==> flow/design.v <==
module s_mem(input logic [7:0] address, input logic clock, input logic [7:0] data,
             input logic wren, output logic [7:0] q);
    logic [7:0] mem [0:255];
    always_ff @(posedge clock) begin
        if (wren) begin
            mem[address] <= data;
            q <= data;
        end
        else q <= mem[address];
    end
endmodule
module init(input logic clk, input logic rst_n,
            input logic en, output logic rdy,
            output logic [7:0] addr, output logic [7:0] wrdata, output logic wren);
    logic high;
    logic [7:0] i;
    enum {WAIT,EXEC,DONE} state;
    always_ff @(posedge clk)begin
        if(rst_n == 0) begin
            state <= WAIT;
            high <= 0;
        end
        else unique case(state)
            WAIT:begin
                i <= 0;
                if(en) high <= 1;
                if(!en&& high)begin 
                    high <= 0;
                    state <= EXEC;
                end
            end
            EXEC:begin
                if(i<=255) begin
                    if(addr<255) state<= EXEC;
                    else state <= DONE;
                    i <= i+1;
                end
            end
            DONE:begin
                state <= WAIT;
                i<=0;
            end
        endcase 
    end
    always_comb begin
        wrdata = 0;
        addr = 0;
        rdy = 1;
        wren = 0;
        case(state)
            WAIT: begin
                wrdata = 0;
                addr = 0;
                if(!en&& high) rdy = 0;
                else rdy = 1;
                wren = 0;
            end
            EXEC:begin
                wrdata = i;
                addr = i;
                rdy = 0;
                if(en == 0)
                    wren = 1;
                else wren = 0;
            end
            DONE: begin
                wrdata = 0;
                addr = 0;
                rdy = 0;
                wren = 0;
            end
        endcase
    end
endmodule
module ksa(input logic clk, input logic rst_n,
           input logic en, output logic rdy,
           input logic [23:0] key,
           output logic [7:0] addr, input logic [7:0] rddata, output logic [7:0] wrdata, output logic wren);
    logic high;
    logic [7:0] i,j,si,sj,key0,key1,key2,temp_si;
    logic [3:0] what;
    enum {WAIT,RDSi,RDSj,WRSi,WRSj} state;
    always_ff @(posedge clk)begin
        if(rst_n == 0) begin
            state <= WAIT;
            high <= 0;
        end
        else unique case(state)
            WAIT:begin
                i <= 0;
                j <= 0;
                si <=0;
                sj <=0;
                if(en) high <= 1;
                if(!en && high)begin 
                    high <= 0;
                    state <= RDSi;
                end
            end
            RDSi:begin
                state <= RDSj;
            end
            RDSj:begin
                si <= rddata;
                case (i % 3)
                    0: j <= (j + temp_si + key[23:16]) % 256;  
                    1: j <= (j + temp_si + key[15:8]) % 256;   
                    2: j <= (j + temp_si + key[7:0]) % 256;   
                endcase
                state <= WRSj;
            end
            WRSj:begin 
                sj<=rddata;
                state <= WRSi;
            end
            WRSi:begin
                if(i<255) begin
                    state <= RDSi;
                    i <= i+1;
                end
                else state <= WAIT;
            end
        endcase 
    end
    always_comb begin
        temp_si = 0;
        wrdata = 0;
        addr = 0;
        rdy = 0;
        wren = 0;
        case(state)
            WAIT:begin
                wrdata = 0;
                addr = 0;
                rdy = 1;
                wren = 0;
            end
            RDSi:begin
                wrdata = 0;
                addr = i;
                rdy = 0;
                wren = 0;
            end
            RDSj:begin
                temp_si =rddata;
                wrdata = 0;
                case (i % 3)
                    0: addr = (j + temp_si + key[23:16]) % 256;  
                    1: addr = (j + temp_si + key[15:8]) % 256;   
                    2: addr = (j + temp_si + key[7:0]) % 256;   
                endcase
                rdy = 0;
                wren = 0;
            end
            WRSj:begin
                wrdata = si;
                addr = j;
                rdy = 0;
                wren = 1;
            end
            WRSi:begin
                wrdata = sj;
                addr = i;
                rdy = 0;
                wren = 1;
            end
        endcase
    end
endmodule
module prga(input logic clk, input logic rst_n,
            input logic en, output logic rdy,
            input logic [23:0] key,
            output logic [7:0] s_addr, input logic [7:0] s_rddata, output logic [7:0] s_wrdata, output logic s_wren,
            output logic [7:0] ct_addr, input logic [7:0] ct_rddata,
            output logic [7:0] pt_addr, input logic [7:0] pt_rddata, output logic [7:0] pt_wrdata, output logic pt_wren);
    logic high;
    logic [7:0] pad [255:0];
    logic [7:0] i,j,k,si,sj,msg_len,ctk,temp_si;
    logic [3:0] what;
    enum {WAIT,RDSi,RDSj,WRSi,WRSj,SETj,GETSj,MSG_LEN,GET_LEN,PADk,RDPADk, 
    PT_LEN,RDCTk, GETCTk, WRPTk} state;
    always_ff @(posedge clk)begin
        if(rst_n == 0) begin
            state <= WAIT;
            high <= 0;
        end
        else unique case(state)
            WAIT:begin
                i <= 0;
                j <= 0;
                k <= 1;
                si <=0;
                sj <=0;
                pad[i] <= 8'h0;
                if(en) high <= 1;
                if(!en && high)begin 
                    high <= 0;
                    state <= MSG_LEN;
                end
            end
            MSG_LEN:begin
                state <= GET_LEN;
            end
            GET_LEN:begin
                msg_len <= ct_rddata;
                state <=RDSi;
            end
            RDSi:begin
                if(msg_len != 0) begin 
                    i <= (i+1) % 256;
                end
                state <=SETj;
            end
            SETj:begin
                si <= s_rddata;
                j <= (j + temp_si) % 256; 
                state <= RDSj;
            end
            RDSj:begin
                state <= GETSj;
            end
            GETSj:begin
                sj<=s_rddata;
                state <= WRSj;
            end
            WRSj:begin 
                state <= WRSi;
            end
            WRSi:begin
                state <= RDPADk;
            end
            RDPADk:begin
                state <= PADk;
            end
            PADk:begin
                pad[k] <= s_rddata;
                if(k<msg_len) begin
                    state <= RDSi;
                    k <= k + 1;
                end
                else begin
                    state <= PT_LEN;
                    k<=1;
                end
            end
            PT_LEN:begin
               if(msg_len == 0) state <= WAIT;
               else state <= RDCTk;
            end
            RDCTk:begin
                state <= GETCTk;
            end
            GETCTk:begin
                ctk <= ct_rddata;
                state <= WRPTk;
            end
            WRPTk:begin
                if(k<msg_len) begin
                    state <= RDCTk;
                    k <= k + 1;
                end
                else state <= WAIT;
            end
        endcase 
    end
    always_comb begin
        s_wrdata = 8'b0;
        s_addr = 8'b0;
        s_wren = 1'b0;
        ct_addr = 8'b0;
        pt_wrdata = 8'b0;
        pt_addr = 8'b0;
        pt_wren = 1'b0;
        rdy = 1'b0;
        temp_si = 0;
        case(state)
            WAIT:begin
                s_wrdata = 0;
                s_addr = 0;
                rdy = 1;
                s_wren = 0;
            end
            MSG_LEN:begin
                ct_addr = i;
                rdy = 0;
            end
            GET_LEN:begin
                ct_addr = i;
                rdy = 0;
            end
            RDSi:begin
                s_wrdata = 0;
                s_addr = (i+1) % 256;
                rdy = 0;
                s_wren = 0;
            end
            SETj:begin
                temp_si = s_rddata;
                s_wrdata = 0;
                s_addr = i;
                rdy = 0;
                s_wren = 0;
            end
            RDSj:begin
                s_wrdata = 0;
                s_addr = j;
                rdy = 0;
                s_wren = 0;
            end
            GETSj:begin
                s_wrdata = 0;
                s_addr = j;
                rdy = 0;
                s_wren = 0;
            end
            WRSj:begin
                s_wrdata = si;
                s_addr = j;
                rdy = 0;
                s_wren = 1;
            end
            WRSi:begin
                s_wrdata = sj;
                s_addr = i;
                rdy = 0;
                s_wren = 1;
            end
            RDPADk:begin
                s_wrdata = 0;
                s_addr = (sj+si) % 256;
                rdy = 0;
                s_wren = 0;
            end
            PADk:begin
                s_wrdata = 0;
                s_addr = (sj+si) % 256;
                rdy = 0;
                s_wren = 0;
            end
            PT_LEN:begin
                pt_wrdata = msg_len;
                pt_addr = 0;
                rdy = 0;
                pt_wren = 1;
            end
            RDCTk:begin
                ct_addr = k;
                rdy = 0;
            end
            GETCTk:begin
                ct_addr = k;
                rdy = 0;
            end
            WRPTk:begin
                pt_wrdata = pad[k] ^ ctk; 
                pt_addr = k;
                rdy = 0;
                pt_wren = 1;
            end
        endcase
    end
endmodule
module arc4(input logic clk, input logic rst_n,
            input logic en, output logic rdy,
            input logic [23:0] key,
            output logic [7:0] ct_addr, input logic [7:0] ct_rddata,
            output logic [7:0] pt_addr, input logic [7:0] pt_rddata, output logic [7:0] pt_wrdata, output logic pt_wren);
    logic[7:0] ADDR,WRDATA,Q,ksaADDR,ksaWRDATA,initADDR,initWRDATA,
    prgaADDR,prgaWRDATA;
    logic WREN,ksaWREN,initWREN,initEN,ksaEN,ksaRDY,initRDY,
    prgaEN,prgaRDY,prgaWREN;
    logic high,startflag,initflag,ksaflag,prgaflag;
    enum {WAIT,EXEC,DONE} state;
    always_ff @(posedge clk)begin
        if(rst_n == 0) begin
            state <= WAIT;
            high <= 0; startflag <= 0; initflag <= 0; ksaflag <= 0; prgaflag <= 0;
            initEN <= 0; ksaEN <= 0; prgaEN <= 0;
        end
        else unique case(state)
            WAIT:begin
                if(en) high <= 1;
                if(!en&& high)begin 
                    high <= 0;
                    state <= EXEC;
                    startflag<=1;
                end
            end
            EXEC:begin
                if(startflag) begin 
                    initEN <= 1;
                    startflag <=0;
                end                   
                else initEN <= 0;
                if(!initRDY) initflag <= 1;
                if(initflag && initRDY) begin 
                    initflag <= 0;
                    ksaEN <=1;
                end
                else ksaEN <= 0;
                if(!ksaRDY) ksaflag <= 1;
                if(ksaflag && ksaRDY) begin 
                    ksaflag <= 0;
                    prgaEN <=1;
                end
                else prgaEN <= 0;
                if(!prgaRDY) prgaflag <= 1;
                if(prgaflag && prgaRDY) begin 
                    prgaflag <= 0;
                    state <= WAIT;
                end
                else state <= EXEC;
            end
        endcase 
    end
    always_comb begin
        case(state)
            WAIT: rdy = 1;
            EXEC: rdy = 0;
            default: rdy = 1;
        endcase
    end
    assign WREN = (initRDY & ksaRDY) ? prgaWREN:(initRDY ? ksaWREN : initWREN);
    assign ADDR = (initRDY & ksaRDY) ? prgaADDR:(initRDY ? ksaADDR : initADDR);
    assign WRDATA = (initRDY & ksaRDY) ? prgaWRDATA:(initRDY ? ksaWRDATA : initWRDATA);
    s_mem s(.address(ADDR), .clock(clk), .data(WRDATA), .wren(WREN), .q(Q));
    init i(.clk(clk), .rst_n(rst_n), .en(initEN), .rdy(initRDY),
        .addr(initADDR),.wrdata(initWRDATA),.wren(initWREN));
    ksa k(.clk(clk),.rst_n(rst_n),
        .en(ksaEN), .rdy(ksaRDY),
        .key(key), .addr(ksaADDR), .rddata(Q), .wrdata(ksaWRDATA), .wren(ksaWREN));
    prga p(.clk(clk), .rst_n(rst_n), .en(prgaEN), .rdy(prgaRDY),.key(key),.s_addr(prgaADDR),.s_rddata(Q),
    .s_wrdata(prgaWRDATA),.s_wren(prgaWREN),.ct_addr(ct_addr), .ct_rddata(ct_rddata), .pt_addr(pt_addr), .pt_rddata(pt_rddata), 
    .pt_wrdata(pt_wrdata), .pt_wren(pt_wren));
endmodule
Subject: tool reports on arc4

Hi,

### Tool chain data of arc4

Module arc4 before and after one edit of its RTL, step after step.
Lines under "unedited" count in the file above, lines under "edited" in the edited file.
"change" is "edited" less "unedited", of the values as shown; "relative change" is that difference over "unedited", in percent.
Operators carry their Yosys type and port widths (W data, S select, Z words).
Library cell names are shortened.
The mark n/a stands for no value.

| inputs | value |
|---|---|
| design top | arc4 |
| clock | clk |
| library | sky130hd |
| corner | tt_025C_1v80 |

### Diff

Unified diff, file above to edited file.
This change comes from a script, not from a designer. The edited design behaves differently; no optimisation was intended.

```diff
@@ -104,5 +104,5 @@
                 si <= rddata;
                 case (i % 3)
-                    0: j <= (j + temp_si + key[23:16]) % 256;  
+                    0: j <= (j + temp_si ^ key[23:16]) % 256;  
                     1: j <= (j + temp_si + key[15:8]) % 256;   
                     2: j <= (j + temp_si + key[7:0]) % 256;   
```

### After elaboration

Counts by Yosys on the flattened word-level netlist (proc, flatten, opt, wreduce; memories kept). Print and check cells are left out. Cells with the same type and inputs are merged into one.
Memory sizes are those after Yosys's memory passes, which may raise the word count (mostly to a power of two), join words into wider ones and drop unused or constant bits.

Word-level totals:

| what | unedited | edited | change | relative change (%) |
|---|---|---|---|---|
| elaborated cells | 249 | 249 | 0 | 0.00 |
| output and inout bits | 26 | 26 | 0 | 0.00 |
| clocked read ports x word width | 16 | 16 | 0 | 0.00 |
| input bits | 43 | 43 | 0 | 0.00 |
| RAM bits | 4096 | 4096 | 0 | 0.00 |
| register bits after elaboration | 235 | 235 | 0 | 0.00 |
| memories kept | 2 | 2 | 0 | 0.00 |

Memories:

| what | unedited | edited |
|---|---|---|
| words x width with read and write ports | p.pad 256 x 8 bit 1R1W; s.mem 256 x 8 bit 1R1W | p.pad 256 x 8 bit 1R1W; s.mem 256 x 8 bit 1R1W |

Cells by class:

| what | unedited | edited | change | relative change (%) |
|---|---|---|---|---|
| reduce/logical cells | 70 | 70 | 0 | 0.00 |
| $lt $le $gt $ge | 4 | 4 | 0 | 0.00 |
| bitwise gates (word level) | 2 | 3 | +1 | +50.00 |
| div/mod/pow operators | 1 | 1 | 0 | 0.00 |
| equal/unequal tests | 35 | 35 | 0 | 0.00 |
| add/sub/neg operators | 14 | 13 | -1 | -7.14 |
| multiplexer cells | 94 | 94 | 0 | 0.00 |

Operators with widths:

| operator | unedited | edited | change | relative change (%) |
|---|---|---|---|---|
| $add A8 B8 Y8 | 10 | 9 | -1 | -10.00 |
| $xor A8 B8 Y8 | 1 | 2 | +1 | +100.00 |
| $mux W1 | 35 | 35 | 0 | 0.00 |
| $mux W8 | 24 | 24 | 0 | 0.00 |
| $reduce_and A2 Y1 | 16 | 16 | 0 | 0.00 |
| $pmux W8 S2 | 13 | 13 | 0 | 0.00 |
| $reduce_bool A2 Y1 | 12 | 12 | 0 | 0.00 |
| $reduce_or A2 Y1 | 10 | 10 | 0 | 0.00 |
| $eq A32 B4 Y1 const B | 7 | 7 | 0 | 0.00 |
| $logic_and A1 B1 Y1 | 7 | 7 | 0 | 0.00 |
| $ne A2 B1 Y1 const B | 7 | 7 | 0 | 0.00 |
| $eq A32 B2 Y1 const B | 6 | 6 | 0 | 0.00 |
| $reduce_and A3 Y1 | 6 | 6 | 0 | 0.00 |
| $eq A32 B1 Y1 const B | 5 | 5 | 0 | 0.00 |
| $eq A32 B3 Y1 const B | 5 | 5 | 0 | 0.00 |
| $logic_not A32 Y1 | 5 | 5 | 0 | 0.00 |
| $mux W32 | 5 | 5 | 0 | 0.00 |
| $add A8 B1 Y8 const B | 4 | 4 | 0 | 0.00 |
| $logic_not A1 Y1 | 4 | 4 | 0 | 0.00 |
| $ne A2 B2 Y1 const B | 4 | 4 | 0 | 0.00 |
| $pmux W1 S2 | 4 | 4 | 0 | 0.00 |
| $pmux W8 S3 | 4 | 4 | 0 | 0.00 |
| $mux W4 | 3 | 3 | 0 | 0.00 |
| $lt A8 B8 Y1 const B | 2 | 2 | 0 | 0.00 |
| $reduce_bool A3 Y1 | 2 | 2 | 0 | 0.00 |
| $reduce_or A14 Y1 | 2 | 2 | 0 | 0.00 |
| $and A1 B1 Y1 | 1 | 1 | 0 | 0.00 |
| $le A8 B8 Y1 const B | 1 | 1 | 0 | 0.00 |

Not every row of either side is listed.

### Depth

Depth = most cells in a row (Yosys ltp): at word level without a register or memory, in the mapped netlist without a sequential cell, where the memories' decode and read muxes count.

Depth:

| what | unedited | edited | change | relative change (%) |
|---|---|---|---|---|
| word-level depth | 7 | 7 | 0 | 0.00 |
| ABC_AREA | 0 | 0 | n/a | n/a |
| gate-level depth with buffers | 40 | 40 | 0 | 0.00 |
| depth with buffers taken out | 35 | 32 | -3 | -8.57 |

### Synthesis result

Yosys stat after the flow's synthesis: flattened, memories mapped to cells. It holds for the ABC_AREA given above (unset counts as 0); a run with the other value may have another netlist.

Cell types:

| type | unedited | edited | change | relative change (%) |
|---|---|---|---|---|
| nor2_1 | 319 | 595 | +276 | +86.52 |
| nor3_1 | 231 | 16 | -215 | -93.07 |
| nand3_1 | 29 | 75 | +46 | +158.62 |
| nor4_1 | 39 | 3 | -36 | -92.31 |
| nand2_1 | 156 | 126 | -30 | -19.23 |
| clkbuf_1 | 289 | 307 | +18 | +6.23 |
| mux4_2 | 1356 | 1340 | -16 | -1.18 |
| buf_1 | 121 | 107 | -14 | -11.57 |
| buf_2 | 30 | 16 | -14 | -46.67 |
| a22oi_1 | 26 | 37 | +11 | +42.31 |
| and2_1 | 99 | 89 | -10 | -10.10 |
| buf_6 | 17 | 7 | -10 | -58.82 |
| a221oi_1 | 10 | 20 | +10 | +100.00 |
| inv_1 | 46 | 54 | +8 | +17.39 |
| nand2b_1 | 32 | 24 | -8 | -25.00 |
| a222oi_1 | 2 | 9 | +7 | +350.00 |
| buf_4 | 17 | 11 | -6 | -35.29 |
| a22o_1 | 16 | 22 | +6 | +37.50 |

Not every row of either side is listed.

Mapped netlist:

| what | unedited | edited | change | relative change (%) |
|---|---|---|---|---|
| standard cells after synthesis | 7595 | 7582 | -13 | -0.17 |
| buffers | 475 | 449 | -26 | -5.47 |
| flip-flop cells | 4244 | 4244 | 0 | 0.00 |
| synthesis area (µm²) | 168502.9 | 167682.1 | -820.8 | -0.49 |
| area of sequential cells (µm²) | 126921.7 | 126921.7 | 0.0 | 0.00 |

By module: a second synthesis without flattening, with its own total; a netlist apart from the flattened one above.

Unflattened totals:

| what | unedited | edited | change | relative change (%) |
|---|---|---|---|---|
| cell total of the unflattened synthesis | 8622 | 8631 | +9 | +0.10 |
| area (unflattened synthesis) (µm²) | 169415.0 | 169425.0 | +10.0 | +0.01 |

Each row is one instance without its submodules.

Modules, unedited:

| module | sequential area (µm²) | area (µm²) | cells | times used |
|---|---|---|---|---|
| prga | 63661.1 | 84360.9 | 4279 | 1 |
| s_mem | 61659.1 | 79556.3 | 3733 | 1 |
| ksa | 1081.0 | 4080.2 | 443 | 1 |
| arc4 | 200.2 | 725.7 | 96 | 1 |
| init | 320.3 | 691.9 | 71 | 1 |

Modules, edited:

| module | sequential area (µm²) | area (µm²) | cells | times used |
|---|---|---|---|---|
| prga | 63661.1 | 84360.9 | 4279 | 1 |
| s_mem | 61659.1 | 79556.3 | 3733 | 1 |
| ksa | 1081.0 | 4090.2 | 452 | 1 |
| arc4 | 200.2 | 725.7 | 96 | 1 |
| init | 320.3 | 691.9 | 71 | 1 |

### Worst setup path after synthesis

OpenSTA on the mapped netlist: ideal clock, no wires. The path of least setup slack (recovery checks aside). Input and output delay are each 20% of the period. Register names are those of the netlist, which keeps one name where synthesis merged equal registers.

Path after synthesis:

| what | unedited | edited | change | relative change (%) |
|---|---|---|---|---|
| path kind | register to register | register to register | n/a | n/a |
| from | register i.state | register i.state | n/a | n/a |
| to | memory s.mem[0][3] | memory s.mem[0][6] | n/a | n/a |
| path buffers | 2 | 2 | 0 | 0.00 |
| required time (ns) | 10.370 | 10.371 | +0.001 | +0.01 |
| data arrival time (ns) | 8.481 | 8.624 | +0.143 | +1.69 |
| period (ns) | 12.0 | 12.0 | 0.0 | 0.00 |
| path delay (ns) | 10.111 | 10.253 | +0.142 | +1.40 |
| slack (ns) | 1.889 | 1.746 | -0.143 | n/a |
| driving pins on the path | 7 | 7 | 0 | 0.00 |
| setup time (ns) | 1.630 | 1.629 | -0.001 | n/a |
| launch time at the first pin (ns) | 0.000 | 0.000 | 0.000 | n/a |
| synthesis period reached (ns) | 10.111 | 10.254 | +0.143 | +1.41 |

"path delay" = arrival - input delay + setup time.
"driving pins on the path" counts driving pins, that of a launching flip-flop among them; a cell with two outputs on the path counts twice.
"synthesis period reached" = period - worst setup slack (recovery checks aside). The figure is calculated, with input and output delays left at 20% of the set period.
An end named without its bit number is one bit of that signal or, where synthesis recoded a state register, one of its new flip-flops.
A register here has more assigning lines than the two given.

| between the ends, after synthesis, unedited | value |
|---|---|
| cells stage by stage | dfxtp_1 > or2_2 > clkbuf_1 > o21ai_1 > and2_1 > clkbuf_1 > a22oi_1 |

RTL lines, path after synthesis, unedited:

| what | RTL line | source |
|---|---|---|
| from (decl) | 17 | `enum {WAIT,EXEC,DONE} state;` |
| from (assign) | 20 | `state <= WAIT;` |
| from (assign) | 29 | `state <= EXEC;` |
| to (decl) | 3 | `logic [7:0] mem [0:255];` |

unedited: Chain of elaborated cells between the ends: none given.

| between the ends, after synthesis, edited | value |
|---|---|
| cells stage by stage | dfxtp_1 > or2_2 > clkbuf_1 > o21ai_1 > and2_0 > clkbuf_1 > a22oi_1 |

RTL lines, path after synthesis, edited:

| what | RTL line | source |
|---|---|---|
| from (decl) | 17 | `enum {WAIT,EXEC,DONE} state;` |
| from (assign) | 20 | `state <= WAIT;` |
| from (assign) | 29 | `state <= EXEC;` |
| to (decl) | 3 | `logic [7:0] mem [0:255];` |

edited: Chain of elaborated cells between the ends: none given.

### Path in the finished layout

Path of least setup slack in the final report of the runs of set A (OpenROAD, finished layout, wires in). Where an end is a register, its clock arrival counts in the times.

Path post-layout:

| what | unedited | edited | change | relative change (%) |
|---|---|---|---|---|
| path kind | register to register | register to register | n/a | n/a |
| from | register k.i[7] | register k.i[6] | n/a | n/a |
| to | memory s.mem[233][1] | memory s.mem[209][3] | n/a | n/a |
| data arrival time (ns) | 10.85 | 10.22 | -0.63 | -5.81 |
| slack (ns) | 0.65 | 1.14 | +0.49 | n/a |
| required time (ns) | 11.50 | 11.35 | -0.15 | -1.30 |
| path buffers | 2 | 0 | -2 | -100.00 |
| launch time at the first pin (ns) | 1.01 | 0.95 | -0.06 | -5.94 |
| period (ns) | 10.8 | 10.8 | 0.0 | 0.00 |
| setup time (ns) | 0.29 | 0.37 | +0.08 | n/a |
| driving pins on the path | 36 | 26 | -10 | -27.78 |

Between the ends stands the longest chain of elaborated cells between them, by number of cells; it is not shown to be the way that was timed. Of several equally long chains one is given.
Each line given opens the expression or statement behind the cell; cells for indexed reads and writes are added by Yosys, which also makes memories of some case tables.

| between the ends, post-layout, unedited | value |
|---|---|
| cells stage by stage | edfxtp_1 > ha_1 > or4bb_1 > o211ai_2 > a21oi_1 > a32o_1 > a21oi_1 > inv_1 > ha_1 > a211oi_1 > mux2_1 > o311ai_1 > xnor2_2 > inv_2 > ha_1 > nor3_1 > o211ai_1 > o21ai_1 > o2111ai_2 > mux2_2 > o21ai_2 > and2_1 > a221o_1 > ha_1 > a21o_1 > a21o_1 > xnor2_1 > nand2_1 > nand2_1 > a31oi_1 > o21bai_1 > nand2b_4 > buf_4 > nand2b_1 > nor3_1 > buf_4 |
| length of the longest elaborated chain | 7 |
| elaborated cells between the ends (all ways) | 9 |
| those cells by class | div: 1; eq/ne: 2; mux: 5; reduce/logical: 1 |

RTL lines, path post-layout, unedited:

| what | RTL line | source |
|---|---|---|
| from (decl) | 80 | `logic [7:0] i,j,si,sj,key0,key1,key2,temp_si;` |
| from (assign) | 90 | `i <= 0;` |
| from (assign) | 119 | `i <= i+1;` |
| $mod A8 B2 Y32 | 147 | `case (i % 3)` |
| $eq A32 B2 Y1 | 147 |  |
| $pmux W8 S3 | 147 |  |
| $pmux W8 S3 | 131 | `case(state)` |
| $mux W8 (2 in a row) | 424 | `assign ADDR = (initRDY & ksaRDY) ? prgaADDR:(initRDY ? ksaADDR : initADDR);` |
| $mux W8 | 5 | `if (wren) begin` |
| to (decl) | 3 | `logic [7:0] mem [0:255];` |

| between the ends, post-layout, edited | value |
|---|---|
| cells stage by stage | edfxtp_1 > ha_1 > nand3b_1 > a31oi_1 > and2_1 > nand3b_1 > nand3_1 > ha_1 > a311o_1 > o21ai_0 > and2_1 > ha_1 > nand4_1 > a22oi_1 > o21a_1 > nand3_1 > a222oi_1 > inv_1 > ha_1 > fa_1 > a21boi_0 > a41oi_2 > inv_1 > nor4_2 > nand2_1 > nor2_1 |
| length of the longest elaborated chain | 7 |
| elaborated cells between the ends (all ways) | 9 |
| those cells by class | div: 1; eq/ne: 2; mux: 5; reduce/logical: 1 |

RTL lines, path post-layout, edited:

| what | RTL line | source |
|---|---|---|
| from (decl) | 80 | `logic [7:0] i,j,si,sj,key0,key1,key2,temp_si;` |
| from (assign) | 90 | `i <= 0;` |
| from (assign) | 119 | `i <= i+1;` |
| $mod A8 B2 Y32 | 147 | `case (i % 3)` |
| $eq A32 B2 Y1 | 147 |  |
| $pmux W8 S3 | 147 |  |
| $pmux W8 S3 | 131 | `case(state)` |
| $mux W8 (2 in a row) | 424 | `assign ADDR = (initRDY & ksaRDY) ? prgaADDR:(initRDY ? ksaADDR : initADDR);` |
| $mux W8 | 5 | `if (wren) begin` |
| to (decl) | 3 | `logic [7:0] mem [0:255];` |

Nets of the timed path that keep an RTL name, with a line that drives or declares them; the list need not be complete.

Named nets, post-layout, edited:

| net | RTL line |
|---|---|
| ADDR[1] | 424 |

### Layout results

Runs of the flow (Yosys, OpenROAD) on both versions; the two runs of a pair have the same settings. The constraints put input and output delay at 20% of the set period each and load the outputs with 0.01 pF.

| flow settings, set A | value |
|---|---|
| CORE_UTILIZATION | 30 |
| PLACE_DENSITY | 0.5 |
| period_ns | 10.8 |
| CAP_MARGIN | 20 |
| CORE_MARGIN | 2 |
| SLEW_MARGIN | 20 |

Results, set A:

| what | unedited | edited | change | relative change (%) |
|---|---|---|---|---|
| utilization (%) | 34.9 | 34.6 | -0.3 | n/a |
| die footprint (µm²) | 567687.0 | 564940.0 | -2747.0 | -0.48 |
| area of the standard cells in the finished layout (µm²) | 195376.0 | 192462.0 | -2914.0 | -1.49 |
| summed negative setup slack (ns) | 0.000 | 0.000 | 0.000 | n/a |
| synthesis area (µm²) | 168502.9 | 167682.1 | -820.8 | -0.49 |
| worst setup slack after layout (ns) | 0.648 | 1.136 | +0.488 | n/a |
| overall power (uW) | 33611 | 33160 | -451 | -1.34 |
| period reached (ns) | 10.152 | 9.664 | -0.488 | -4.81 |
| smallest hold slack (ns) | 0.459 | 0.461 | +0.002 | n/a |

| flow settings, set B | value |
|---|---|
| CAP_MARGIN | 20 |
| CELL_PAD_IN_SITES_DETAIL_PLACEMENT | 0 |
| CORE_UTILIZATION | 36 |
| GPL_ROUTABILITY_DRIVEN | 0 |
| PLACE_DENSITY_LB_ADDON | 0.04 |
| SETUP_SLACK_MARGIN | -0.6 |
| period_ns | 6.16 |
| CORE_MARGIN | 2 |
| SLEW_MARGIN | 20 |

Results, set B:

| what | unedited | edited | change | relative change (%) |
|---|---|---|---|---|
| utilization (%) | 42.9 | 43.1 | +0.2 | n/a |
| die footprint (µm²) | 473550.0 | 471262.0 | -2288.0 | -0.48 |
| area of the standard cells in the finished layout (µm²) | 200126.0 | 200121.0 | -5.0 | 0.00 |
| summed negative setup slack (ns) | -4257.950 | -2282.870 | +1975.080 | n/a |
| synthesis area (µm²) | 168502.9 | 167682.1 | -820.8 | -0.49 |
| worst setup slack after layout (ns) | -2.231 | -1.256 | +0.975 | n/a |
| overall power (uW) | 60304 | 60063 | -241 | -0.40 |
| period reached (ns) | 8.391 | 7.416 | -0.975 | -11.62 |
| smallest hold slack (ns) | 0.447 | 0.437 | -0.010 | n/a |

"period reached" is the run's clock period less its worst setup slack. It is reckoned from that one timing run; input and output delays stay at 20% of the period that was set.
"overall power": no workload was simulated; the value follows from the tool's default switching activity.

Regards
